==> flow/design.v <==
`timescale 1ns/10ps
module  CED(
	input  clk,
	input  rst,
	input  enable,
	output reg ird,
	input  [7:0] idata,	
	output reg [13:0] iaddr,
	output reg cwr_mag_0,
	output reg [12:0] cdata_mag_wr0,
	output reg crd_mag_0,
	input  [12:0] cdata_mag_rd0,
	output reg [13:0] caddr_mag_0,
	output reg cwr_ang_0,
	output reg [12:0] cdata_ang_wr0,
	output reg crd_ang_0,
	input  [12:0] cdata_ang_rd0,
	output reg [13:0] caddr_ang_0,
	output reg cwr1,
	output reg [12:0] cdata_wr1,
	output reg crd1,
	input  [12:0] cdata_rd1,
	output reg [13:0] caddr_1,
	output reg cwr2,
	output reg [12:0] cdata_wr2,
	output reg [13:0] caddr_2,
	output reg done
);
reg [5:0] state,next_state,i;
reg [7:0] Grayscale_temp[0:8];
reg signed [12:0] magnitude_L0[0:8];
reg [12:0] angle_L0[0:8];
reg signed [12:0] Gx,Gy,magnitude;
reg signed [12:0] Gx_abs,Gy_abs;
reg [15:0] n,j;
reg [12:0]angle;
reg signed[28:0] Gy_temp,angle_tmp, Gy_temp1;
parameter INIT=5'd0,GRAYSCALE_ADDR=5'd1,WAIT=5'd2,GRAYSCALE_DATA=5'd3,
          LAYER0=5'd4,INIT1=5'd5,LAYER1_ADDR=5'd6,WAIT1=5'd7,LAYER1_DATA=5'd8,
		  LAYER1_DATA1=5'd9,NMS=5'd10,INIT2=5'd11,LAYER2_ADDR=5'd12,
		  WAIT2=5'd13,LAYER2_DATA=5'd14,LAYER2_DATA1=5'd15,HT=5'd16,FINISHED=5'd17;
always @(posedge clk or posedge rst ) begin
  if(rst) state<=INIT;
  else state<=next_state;
end
always @(*) begin
	case (state)
		INIT:begin
		  next_state=(enable)?GRAYSCALE_ADDR:INIT;
		end 
		GRAYSCALE_ADDR:begin
		  next_state=WAIT;
		end
        WAIT:begin
		   next_state=GRAYSCALE_DATA;
		end
        GRAYSCALE_DATA:begin
			next_state=(i>8)?LAYER0:GRAYSCALE_ADDR;  
		end
		LAYER0:begin
		   next_state=(j>15875)?INIT1:GRAYSCALE_ADDR;
		end
        INIT1:begin
          next_state=LAYER1_ADDR;
        end
        LAYER1_ADDR:begin
            next_state=WAIT1;
	    end 
        WAIT1:begin
		   if((n>0&&n<125)||(n%126==0)||(n%126==125)||(n>15750&&n<15875))next_state=LAYER1_DATA1;
		   else next_state=LAYER1_DATA;
		end
		LAYER1_DATA:begin
		  next_state=(i>8)?NMS:LAYER1_ADDR; 
		end
		LAYER1_DATA1:begin
          next_state=LAYER1_ADDR;
		end
        NMS:begin
		  next_state=(n>15875)?INIT2:LAYER1_ADDR;
		end
		INIT2:begin
		  next_state=LAYER2_ADDR;
		end
		LAYER2_ADDR:begin
		  next_state=WAIT2;
		end
		WAIT2:begin
		  if((n>0&&n<125)||(n%126==0)||(n%126==125)||(n>15750&&n<15875))next_state=LAYER2_DATA1;
		  else next_state=LAYER2_DATA;
		end
		LAYER2_DATA:begin
		  next_state=(i>8)?HT:LAYER2_ADDR; 
		end
		LAYER2_DATA1:begin
          next_state=LAYER2_ADDR;
		end
		HT:begin
		  next_state=(n>15875)?FINISHED:LAYER2_ADDR;
		end
		default:begin
		  next_state=state;
		end 
	endcase	
end
always @(posedge clk) begin
		case (state)
		INIT:begin
		  n=0;
		  i=0;
		  j=0;
		  done=0;
		  ird=0;
		  cwr_mag_0=0;
		  cwr_ang_0=0;
		  crd_mag_0=0;
		  crd_ang_0=0;
		  cwr1=0;
		  crd1=0;
		  cwr2=0;
		  angle=0;
		  angle_tmp=0;
		end 
		GRAYSCALE_ADDR:begin
		  ird=1;
		  cwr_ang_0=0;
		  cwr_mag_0=0;
		  if (i==0)iaddr=n;
		  else if(i==1)iaddr=n+1;
		  else if(i==2)iaddr=n+2;
		  else if(i==3)iaddr=n+128;
		  else if(i==4)iaddr=n+129;
		  else if(i==5)iaddr=n+130;
		  else if(i==6)iaddr=n+256;
		  else if(i==7)iaddr=n+257;
		  else iaddr=n+258; 
		end
		WAIT:begin
		  angle=0;
		  angle_tmp=0;
		end
        GRAYSCALE_DATA:begin
		  Grayscale_temp[i]=idata;
		  i=i+1;
		end
		LAYER0:begin
		  i=0;
		  ird=0;
		  cwr_ang_0=1;
		  cwr_mag_0=1;
		  n=(n%128==125)?n+3:n+1;
		  Gx=-(Grayscale_temp[0])+Grayscale_temp[2]-(Grayscale_temp[3]<<1)+
		     (Grayscale_temp[5]<<1)-Grayscale_temp[6]+Grayscale_temp[8];
		  Gy=-Grayscale_temp[0]-(Grayscale_temp[1]<<1)-Grayscale_temp[2]+
		     Grayscale_temp[6]+(Grayscale_temp[7]<<1)+Grayscale_temp[8];
          Gx_abs=(Gx[12]==1)?-Gx:Gx;
          Gy_abs=(Gy[12]==1)?-Gy:Gy;
		  magnitude=Gx_abs+Gy_abs;
          angle_tmp=(Gx!=0)?(Gy<<16)/Gx:Gx;
		  if(angle_tmp<$signed(29'h00006A09) && angle_tmp>$signed(29'h1FFF95F7))begin                         
			if (Gx!=0&&Gy==0)angle=13'h00;
			else if (Gx==0&&Gy!=0)angle=13'h5a;
			else angle=13'h00;
		  end         
		  else if(angle_tmp>$signed(29'h00006A09) && angle_tmp<$signed(29'h00026A09))angle=13'h2d;            
		  else if(angle_tmp>$signed(29'h00026A09) || angle_tmp<$signed(29'h1FFD95F7))angle=13'h5a;            
		  else angle=13'h87;
		  caddr_mag_0=j;
		  cdata_mag_wr0=magnitude;
		  caddr_ang_0=j;
          cdata_ang_wr0=angle;
		  j=j+1;
		end
        INIT1:begin
		  j=0;
		  n=0;
		  i=0;
		  cwr_ang_0=0;
		  cwr_mag_0=0;
        end
		LAYER1_ADDR:begin
		  if ((n>0&&n<125)||(n%126==0)||(n%126==125)||(n>15750&&n<15875)) begin
		    cwr1=0;
			caddr_1=n;
		  end
          else begin
		    crd_ang_0=1;
		    crd_mag_0=1;
			cwr1=0;
			if (i==0)begin
			  caddr_ang_0=j;
			  caddr_mag_0=j;
			end
		    else if(i==1)begin
			  caddr_ang_0=j+1;
			  caddr_mag_0=j+1;
			end
		    else if(i==2)begin
			  caddr_ang_0=j+2;
			  caddr_mag_0=j+2;
			end
		    else if(i==3)begin
			  caddr_ang_0=j+126;
			  caddr_mag_0=j+126;
			end
		    else if(i==4)begin
			  caddr_ang_0=j+127;
			  caddr_mag_0=j+127;
			end
		    else if(i==5)begin
			  caddr_ang_0=j+128;
			  caddr_mag_0=j+128;
			end
		    else if(i==6)begin
			  caddr_ang_0=j+252;
			  caddr_mag_0=j+252;
			end
		    else if(i==7)begin
			  caddr_ang_0=j+253;
			  caddr_mag_0=j+253;
			end
		    else begin
			  caddr_ang_0=j+254;
			  caddr_mag_0=j+254;
			end
		  end
		end
		LAYER1_DATA:begin
		  angle_L0[i]=cdata_ang_rd0;
		  magnitude_L0[i]=cdata_mag_rd0;
		  i=i+1;
		end
		LAYER1_DATA1:begin
          	cwr1=1;
			cdata_wr1=0;
			n=n+1;
		end
		NMS:begin
		  crd_ang_0=0;
		  crd_mag_0=0;
		  cwr1=1;
		  caddr_1=n;
		  if (angle_L0[4]==13'h00) begin
            cdata_wr1=(magnitude_L0[4]>=magnitude_L0[3]
			          &&magnitude_L0[4]>=magnitude_L0[5])?magnitude_L0[4]:0;			
		  end
		  else if (angle_L0[4]==13'h2d) begin
			cdata_wr1=(magnitude_L0[4]>=magnitude_L0[2]
			          &&magnitude_L0[4]>=magnitude_L0[6])?magnitude_L0[4]:0;	
		  end
          else if (angle_L0[4]==13'h5a) begin
			cdata_wr1=(magnitude_L0[4]>=magnitude_L0[1]
			          &&magnitude_L0[4]>=magnitude_L0[7])?magnitude_L0[4]:0;	
		  end
		  else begin
			cdata_wr1=(magnitude_L0[4]>=magnitude_L0[0]
			          &&magnitude_L0[4]>=magnitude_L0[8])?magnitude_L0[4]:0;
		  end
		  j=(j%126==123)?j+3:j+1;
		  n=n+1;
		  i=0;
		end
		INIT2:begin
		  j=0;
		  n=0;
		  i=0;
          cwr1=0;
		end
		LAYER2_ADDR:begin
		  if ((n>0&&n<125)||(n%126==0)||(n%126==125)||(n>15750&&n<15875)) begin
		    cwr2=0;
			caddr_2=n;
		  end
          else begin
            crd1=1;
			cwr2=0;
			if (i==0)caddr_1=j;
		    else if(i==1)caddr_1=j+1;
		    else if(i==2)caddr_1=j+2;
		    else if(i==3)caddr_1=j+126;
		    else if(i==4)caddr_1=j+127;
		    else if(i==5)caddr_1=j+128;
		    else if(i==6)caddr_1=j+252;
		    else if(i==7)caddr_1=j+253;
		    else caddr_1=j+254;
		  end
		end
		LAYER2_DATA:begin
		  magnitude_L0[i]=cdata_rd1;
		  i=i+1;
		end	
		LAYER2_DATA1:begin
          	cwr2=1;
			cdata_wr2=0;
			n=n+1;
		end
		HT:begin
          crd1=0;
		  cwr2=1;
		  caddr_2=n;
          if (magnitude_L0[4]>=13'd100)cdata_wr2=13'd255;
		  else if(magnitude_L0[4]<13'd50)cdata_wr2=13'd0;
		  else begin
			if ((magnitude_L0[0]>=13'd100)||(magnitude_L0[1]>=13'd100)||
			    (magnitude_L0[2]>=13'd100)||(magnitude_L0[3]>=13'd100)||
				(magnitude_L0[5]>=13'd100)||(magnitude_L0[6]>=13'd100)||
				(magnitude_L0[7]>=13'd100)||(magnitude_L0[8]>=13'd100)) begin
				cdata_wr2=13'd255;
			end
			else cdata_wr2=13'd0;
		  end
		  j=(j%126==123)?j+3:j+1;
		  n=n+1;
		  i=0;
		end
		FINISHED:begin
		  done=1;
		end
		default:begin
		end 
	endcase
end
endmodule
# From RTL to reports: CED
# What the tools print for CED, step after step.
# Lines are those of the file above, counted from 1.
# Operators carry their Yosys type and port widths (W data, S select, Z words).
# Not given: n/a
# inputs
design	CED
clock	clk
library	sky130hd
lib_corner	tt_025C_1v80

# Word-level counts
# Yosys after proc, flatten, opt, wreduce and memory -nomap, before mapping. Print and check cells are not counted.
# word_totals
ram_bits	0
mem_count	0
clocked_rd_ports_x_width	0
inputBits	50
wordCells	339
ff_bits	353
latch_bits	0
mem_bits_ro	0
out_inout_bits	131
# op_classes
shift	0
n_logic	0
add_sub_neg	33
n_mul	0
div_mod_pow	3
n_reduce_logical	85
n_mux	91
n_eq	59
n_cmp	31
# op_table
cell	n
$mod A16 B7 Y32 const B	2
$div A29 B13 Y29	1
$mux W13	27
$pmux W13 S2	11
$mux W14	18
$ge A13 B7 Y1 const B	9
$ge A13 B13 Y1	8
$add A14 B8 Y14 const B	7
$pmux W16 S3	2
$pmux W6 S15	1
$eq A32 B7 Y1 const B	2
$gt A29 B16 Y1 const B	2
$lt A29 B19 Y1 const B	2
$pmux W14 S2	2
$add A13 B8 Y13	4
$gt A16 B14 Y1 const B	3
$eq A6 B3 Y1 const B	8
$eq A6 B4 Y1 const B	8
$mux W8	6
$ne A2 B2 Y1 const B	22
$add A14 B9 Y14 const B	3
$pmux W14 S3	1
$logic_not A13 Y1	3
$add A16 B1 Y16 const B	2
$add A16 B2 Y16 const B	2
$logic_not A32 Y1	1
$mux W16	2
$reduce_and A3 Y1	10
# Not listed: further kinds 48, cells in them 133.

# Logic depth
# Longest topological path by Yosys (ltp), each cell counted once; first at word level (registers and memories cut), then after technology mapping (sequential cells cut; the memories' decode and read muxes count).
# depth
depth_word	13
abc_area	0
depth_mapped	453
mapped_depth_nobuf	423

# Netlist
# Source: synth_stat.txt of the flow (Yosys; design flattened, memories mapped). It holds for the ABC_AREA given above (unset counts as 0); a run with the other value may have another netlist.
# Totals and module areas in this step are rounded.
# synth_totals
sequential_area_um2	10000
ffs	346
buf_cells	263
synth_area_um2	52000
stdcells	6576
# by_type
cell	n	area_total_um2
sky130_fd_sc_hd__edfxtp_1	328	9.85E+03
sky130_fd_sc_hd__ha_1	629	7.87E+03
sky130_fd_sc_hd__a21oi_1	446	2.23E+03
sky130_fd_sc_hd__nor2_1	587	2.2E+03
sky130_fd_sc_hd__o21ai_0	440	2.2E+03
sky130_fd_sc_hd__xnor2_1	239	2.09E+03
sky130_fd_sc_hd__nand2_1	519	1.95E+03
sky130_fd_sc_hd__inv_1	494	1.85E+03
sky130_fd_sc_hd__a21o_1	168	1261.21
sky130_fd_sc_hd__xor2_1	134	1.17E+03
sky130_fd_sc_hd__mux2_2	103	1.16E+03
sky130_fd_sc_hd__fa_1	52	1.04E+03
sky130_fd_sc_hd__o21a_1	138	1.04E+03
sky130_fd_sc_hd__nor3_1	182	910.874
sky130_fd_sc_hd__nand3_1	180	900.864
sky130_fd_sc_hd__clkbuf_1	193	724.445
sky130_fd_sc_hd__nand4_1	109	681.904
sky130_fd_sc_hd__a31oi_1	100	625.6
# Not listed: further types 105, cells in them 1535.

# Path before layout
# OpenSTA on the mapped netlist: ideal clock, no wires. The path of least setup slack (recovery checks aside). Input and output delay are each 20% of the period. Register names are those of the netlist, which keeps one name where synthesis merged equal registers.
# synth_path
path_kind	reg-to-reg
from	register Grayscale_temp[0][0]
to	register cdata_ang_wr0[3]
period_ns	90.0
arrival_ns	83.368
path_buffers	38
path_slack_ns	6.359
path_delay_ns	83.641
required_time_ns	89.727
setup_ns	0.273
driving_pins	443
t_first_pin_ns	0.000
period_less_setup_slack_ns	83.641
# "path_delay_ns" is the arrival time less input delay plus setup time.
# "driving_pins": output pins that drive a net of the path, with the launching flip-flop's if there is one; two outputs of one cell count as two.
# "period_less_setup_slack_ns" is the clock period less the worst setup slack; recovery checks do not enter. This is arithmetic on one report: input and output delays are still those of the set period (20% each).
# Between the ends stands the longest chain of elaborated cells between them, by number of cells; it is not shown to be the way that was timed. Of several equally long chains one is given.
# Each line given opens the expression or statement behind the cell; cells for indexed reads and writes are added by Yosys, which also makes memories of some case tables.
# synth_via
cell_sequence	sky130_fd_sc_hd__edfxtp_1 -> sky130_fd_sc_hd__inv_1 -> sky130_fd_sc_hd__ha_1 -> sky130_fd_sc_hd__xor2_1 -> sky130_fd_sc_hd__xnor2_1 -> sky130_fd_sc_hd__fa_1 -> sky130_fd_sc_hd__inv_1 -> sky130_fd_sc_hd__fa_1 -> sky130_fd_sc_hd__inv_1 -> sky130_fd_sc_hd__ha_1 -> sky130_fd_sc_hd__a21o_1 -> sky130_fd_sc_hd__a21oi_1 -> sky130_fd_sc_hd__o21ai_0 -> sky130_fd_sc_hd__a21oi_1 -> sky130_fd_sc_hd__o21ai_0 -> sky130_fd_sc_hd__a21oi_1 -> sky130_fd_sc_hd__o21ai_0 -> sky130_fd_sc_hd__a2111o_1 -> [407 not listed] -> sky130_fd_sc_hd__a221oi_1 -> sky130_fd_sc_hd__o21ai_0 -> sky130_fd_sc_hd__a21oi_1 -> sky130_fd_sc_hd__o311ai_0 -> sky130_fd_sc_hd__nand2_1 -> sky130_fd_sc_hd__ha_1 -> sky130_fd_sc_hd__and3_1 -> sky130_fd_sc_hd__clkbuf_1 -> sky130_fd_sc_hd__and4_1 -> sky130_fd_sc_hd__clkbuf_1 -> sky130_fd_sc_hd__a21oi_1 -> sky130_fd_sc_hd__xnor2_1 -> sky130_fd_sc_hd__nand3_1 -> sky130_fd_sc_hd__or4b_2 -> sky130_fd_sc_hd__nand3_1 -> sky130_fd_sc_hd__o31ai_1 -> sky130_fd_sc_hd__a211oi_1 -> sky130_fd_sc_hd__a21oi_1
elab_chain_len	13
cone_cells	33
cone_classes	add/sub (11); div (1); compare (6); mux (6); reduce/logical (9)
# synth_rtl
element	line	source
from (decl)	30	reg [7:0] Grayscale_temp[0:8];
from (assign)	143	Grayscale_temp[i]=idata;
$neg A8 Y13	154	Gy=-Grayscale_temp[0]-(Grayscale_temp[1]<<1)-Grayscale_temp[2]+
$sub A13 B9 Y13	154
$sub A13 B8 Y13	154
$add A13 B8 Y13	154
$add A13 B9 Y13	154
$add A13 B8 Y13	154
$div A29 B13 Y29	159	angle_tmp=(Gx!=0)?(Gy<<16)/Gx:Gx;
$mux W29	159
$gt A29 B19 Y1	166	else if(angle_tmp>$signed(29'h00026A09) || angle_tmp<$signed(29'h1FFD95F7))angle=13'h5a;
$logic_or A1 B1 Y1	166
$mux W8	166
$mux W8	165	else if(angle_tmp>$signed(29'h00006A09) && angle_tmp<$signed(29'h00026A09))angle=13'h2d;
$mux W8	160	if(angle_tmp<$signed(29'h00006A09) && angle_tmp>$signed(29'h1FFF95F7))begin
to (assign)	171	cdata_ang_wr0=angle;
to (decl)	15	output reg [12:0] cdata_ang_wr0,

# Timing after layout
# Path of least setup slack in the final report of record 1 (OpenROAD, finished layout, wires in). Where an end is a register, its clock arrival counts in the times.
# layout_path
path_kind	reg-to-reg
from	register Grayscale_temp[0][0]
to	register cdata_ang_wr0[4]
setup_ns	0.25
path_buffers	20
period_ns	85.2
path_slack_ns	6.30
t_first_pin_ns	0.61
driving_pins	419
arrival_ns	79.24
required_time_ns	85.54
# Between the ends stands the longest chain of elaborated cells between them, by number of cells; it is not shown to be the way that was timed. Of several equally long chains one is given.
# layout_via
cell_sequence	sky130_fd_sc_hd__edfxtp_1 -> sky130_fd_sc_hd__inv_1 -> sky130_fd_sc_hd__ha_2 -> sky130_fd_sc_hd__inv_1 -> sky130_fd_sc_hd__fa_1 -> sky130_fd_sc_hd__inv_1 -> sky130_fd_sc_hd__fa_1 -> sky130_fd_sc_hd__inv_1 -> sky130_fd_sc_hd__fa_1 -> sky130_fd_sc_hd__inv_1 -> sky130_fd_sc_hd__ha_1 -> sky130_fd_sc_hd__inv_1 -> sky130_fd_sc_hd__fa_1 -> sky130_fd_sc_hd__nor2b_1 -> sky130_fd_sc_hd__o21ai_0 -> sky130_fd_sc_hd__a21boi_1 -> sky130_fd_sc_hd__nor2_1 -> sky130_fd_sc_hd__or3_1 -> [383 not listed] -> sky130_fd_sc_hd__o21ai_0 -> sky130_fd_sc_hd__nand2b_1 -> sky130_fd_sc_hd__a221oi_1 -> sky130_fd_sc_hd__o21ai_0 -> sky130_fd_sc_hd__a21oi_1 -> sky130_fd_sc_hd__o311ai_0 -> sky130_fd_sc_hd__nand2_1 -> sky130_fd_sc_hd__ha_1 -> sky130_fd_sc_hd__xnor2_1 -> sky130_fd_sc_hd__nand2_1 -> sky130_fd_sc_hd__o21ai_0 -> sky130_fd_sc_hd__a211oi_1 -> sky130_fd_sc_hd__nor4_1 -> sky130_fd_sc_hd__o31ai_1 -> sky130_fd_sc_hd__or3_1 -> sky130_fd_sc_hd__o31ai_1 -> sky130_fd_sc_hd__o21a_1 -> sky130_fd_sc_hd__nor2_1
elab_chain_len	13
cone_cells	33
cone_classes	add/sub (11); div (1); compare (6); mux (6); reduce/logical (9)
# layout_rtl
element	line	source
from (decl)	30	reg [7:0] Grayscale_temp[0:8];
from (assign)	143	Grayscale_temp[i]=idata;
$neg A8 Y13	154	Gy=-Grayscale_temp[0]-(Grayscale_temp[1]<<1)-Grayscale_temp[2]+
$sub A13 B9 Y13	154
$sub A13 B8 Y13	154
$add A13 B8 Y13	154
$add A13 B9 Y13	154
$add A13 B8 Y13	154
$div A29 B13 Y29	159	angle_tmp=(Gx!=0)?(Gy<<16)/Gx:Gx;
$mux W29	159
$gt A29 B19 Y1	166	else if(angle_tmp>$signed(29'h00026A09) || angle_tmp<$signed(29'h1FFD95F7))angle=13'h5a;
$logic_or A1 B1 Y1	166
$mux W8	166
$mux W8	165	else if(angle_tmp>$signed(29'h00006A09) && angle_tmp<$signed(29'h00026A09))angle=13'h2d;
$mux W8	160	if(angle_tmp<$signed(29'h00006A09) && angle_tmp>$signed(29'h1FFF95F7))begin
to (assign)	171	cdata_ang_wr0=angle;
to (decl)	15	output reg [12:0] cdata_ang_wr0,

# Top module CED; platform sky130hd; tools Yosys and OpenROAD; 6 stored runs in no particular order. Input and output delays are each 20% of the period that was set; the output load is 0.01 pF.
# "period_reached_ns" = clock period - worst setup slack. The figure is calculated, with input and output delays left at 20% of the set period.
# "worstPathTime_ns" is the time allowed to the run's worst setup path (the clock period less input and output delay, where it has them) less its slack. Clock arrival times count: a late capture clock shortens it, a late launch clock lengthens it.
# The results are shown rounded.
# Among the settings, . means not set for that run.
run	CORE_UTILIZATION	PLACE_DENSITY	period_ns	CAP_MARGIN	CORE_MARGIN	SLEW_MARGIN	ABC_AREA	CELL_PAD_IN_SITES_DETAIL_PLACEMENT	CTS_CLUSTER_SIZE	GPL_ROUTABILITY_DRIVEN	GPL_TIMING_DRIVEN	MAX_ROUTING_LAYER	PLACE_DENSITY_LB_ADDON	SETUP_SLACK_MARGIN	TNS_END_PERCENT	HOLD_SLACK_MARGIN	synth_chip_area_um2	die_um2	cell_area_final_um2	final_util_pct	final_setup_ws_ns	tns_ns	timing.hold.ws_ns	period_reached_ns	worstPathTime_ns	critical_path_kind
record 1	40	0.6	85.2	20	2	20	.	.	.	.	.	.	.	.	.	.	52000	130000	59000	46	6.3	0.000	0.35	78.901	78.90	reg-to-reg
record 2	16	.	48.2	40	4	10	1	2	19	0	0	met4	0.18	-0.37	55	.	51000	330000	65000	20	-25	-150	0.35	73.097	73.10	reg-to-reg
record 3	16	.	50.3	40	4	10	1	2	44	0	0	met4	0.18	-0.37	55	0.08	51000	330000	65000	20	-23	-140	0.35	73.097	73.10	reg-to-reg
record 4	41	0.6	90.0	0	2	20	1	1	.	0	0	.	.	5.0	.	.	51000	130000	59000	47	12	0.000	0.35	78.492	78.49	reg-to-reg
record 5	40	0.6	111.0	20	2	20	.	.	.	.	.	.	.	.	.	.	52000	130000	57000	45	16	0.000	0.35	95.081	95.08	reg-to-reg
record 6	33	.	85.4	15	2	20	.	0	.	.	1	.	0.11	5.0	.	0.14	52000	160000	60000	39	10	0.000	0.35	74.922	74.92	reg-to-reg
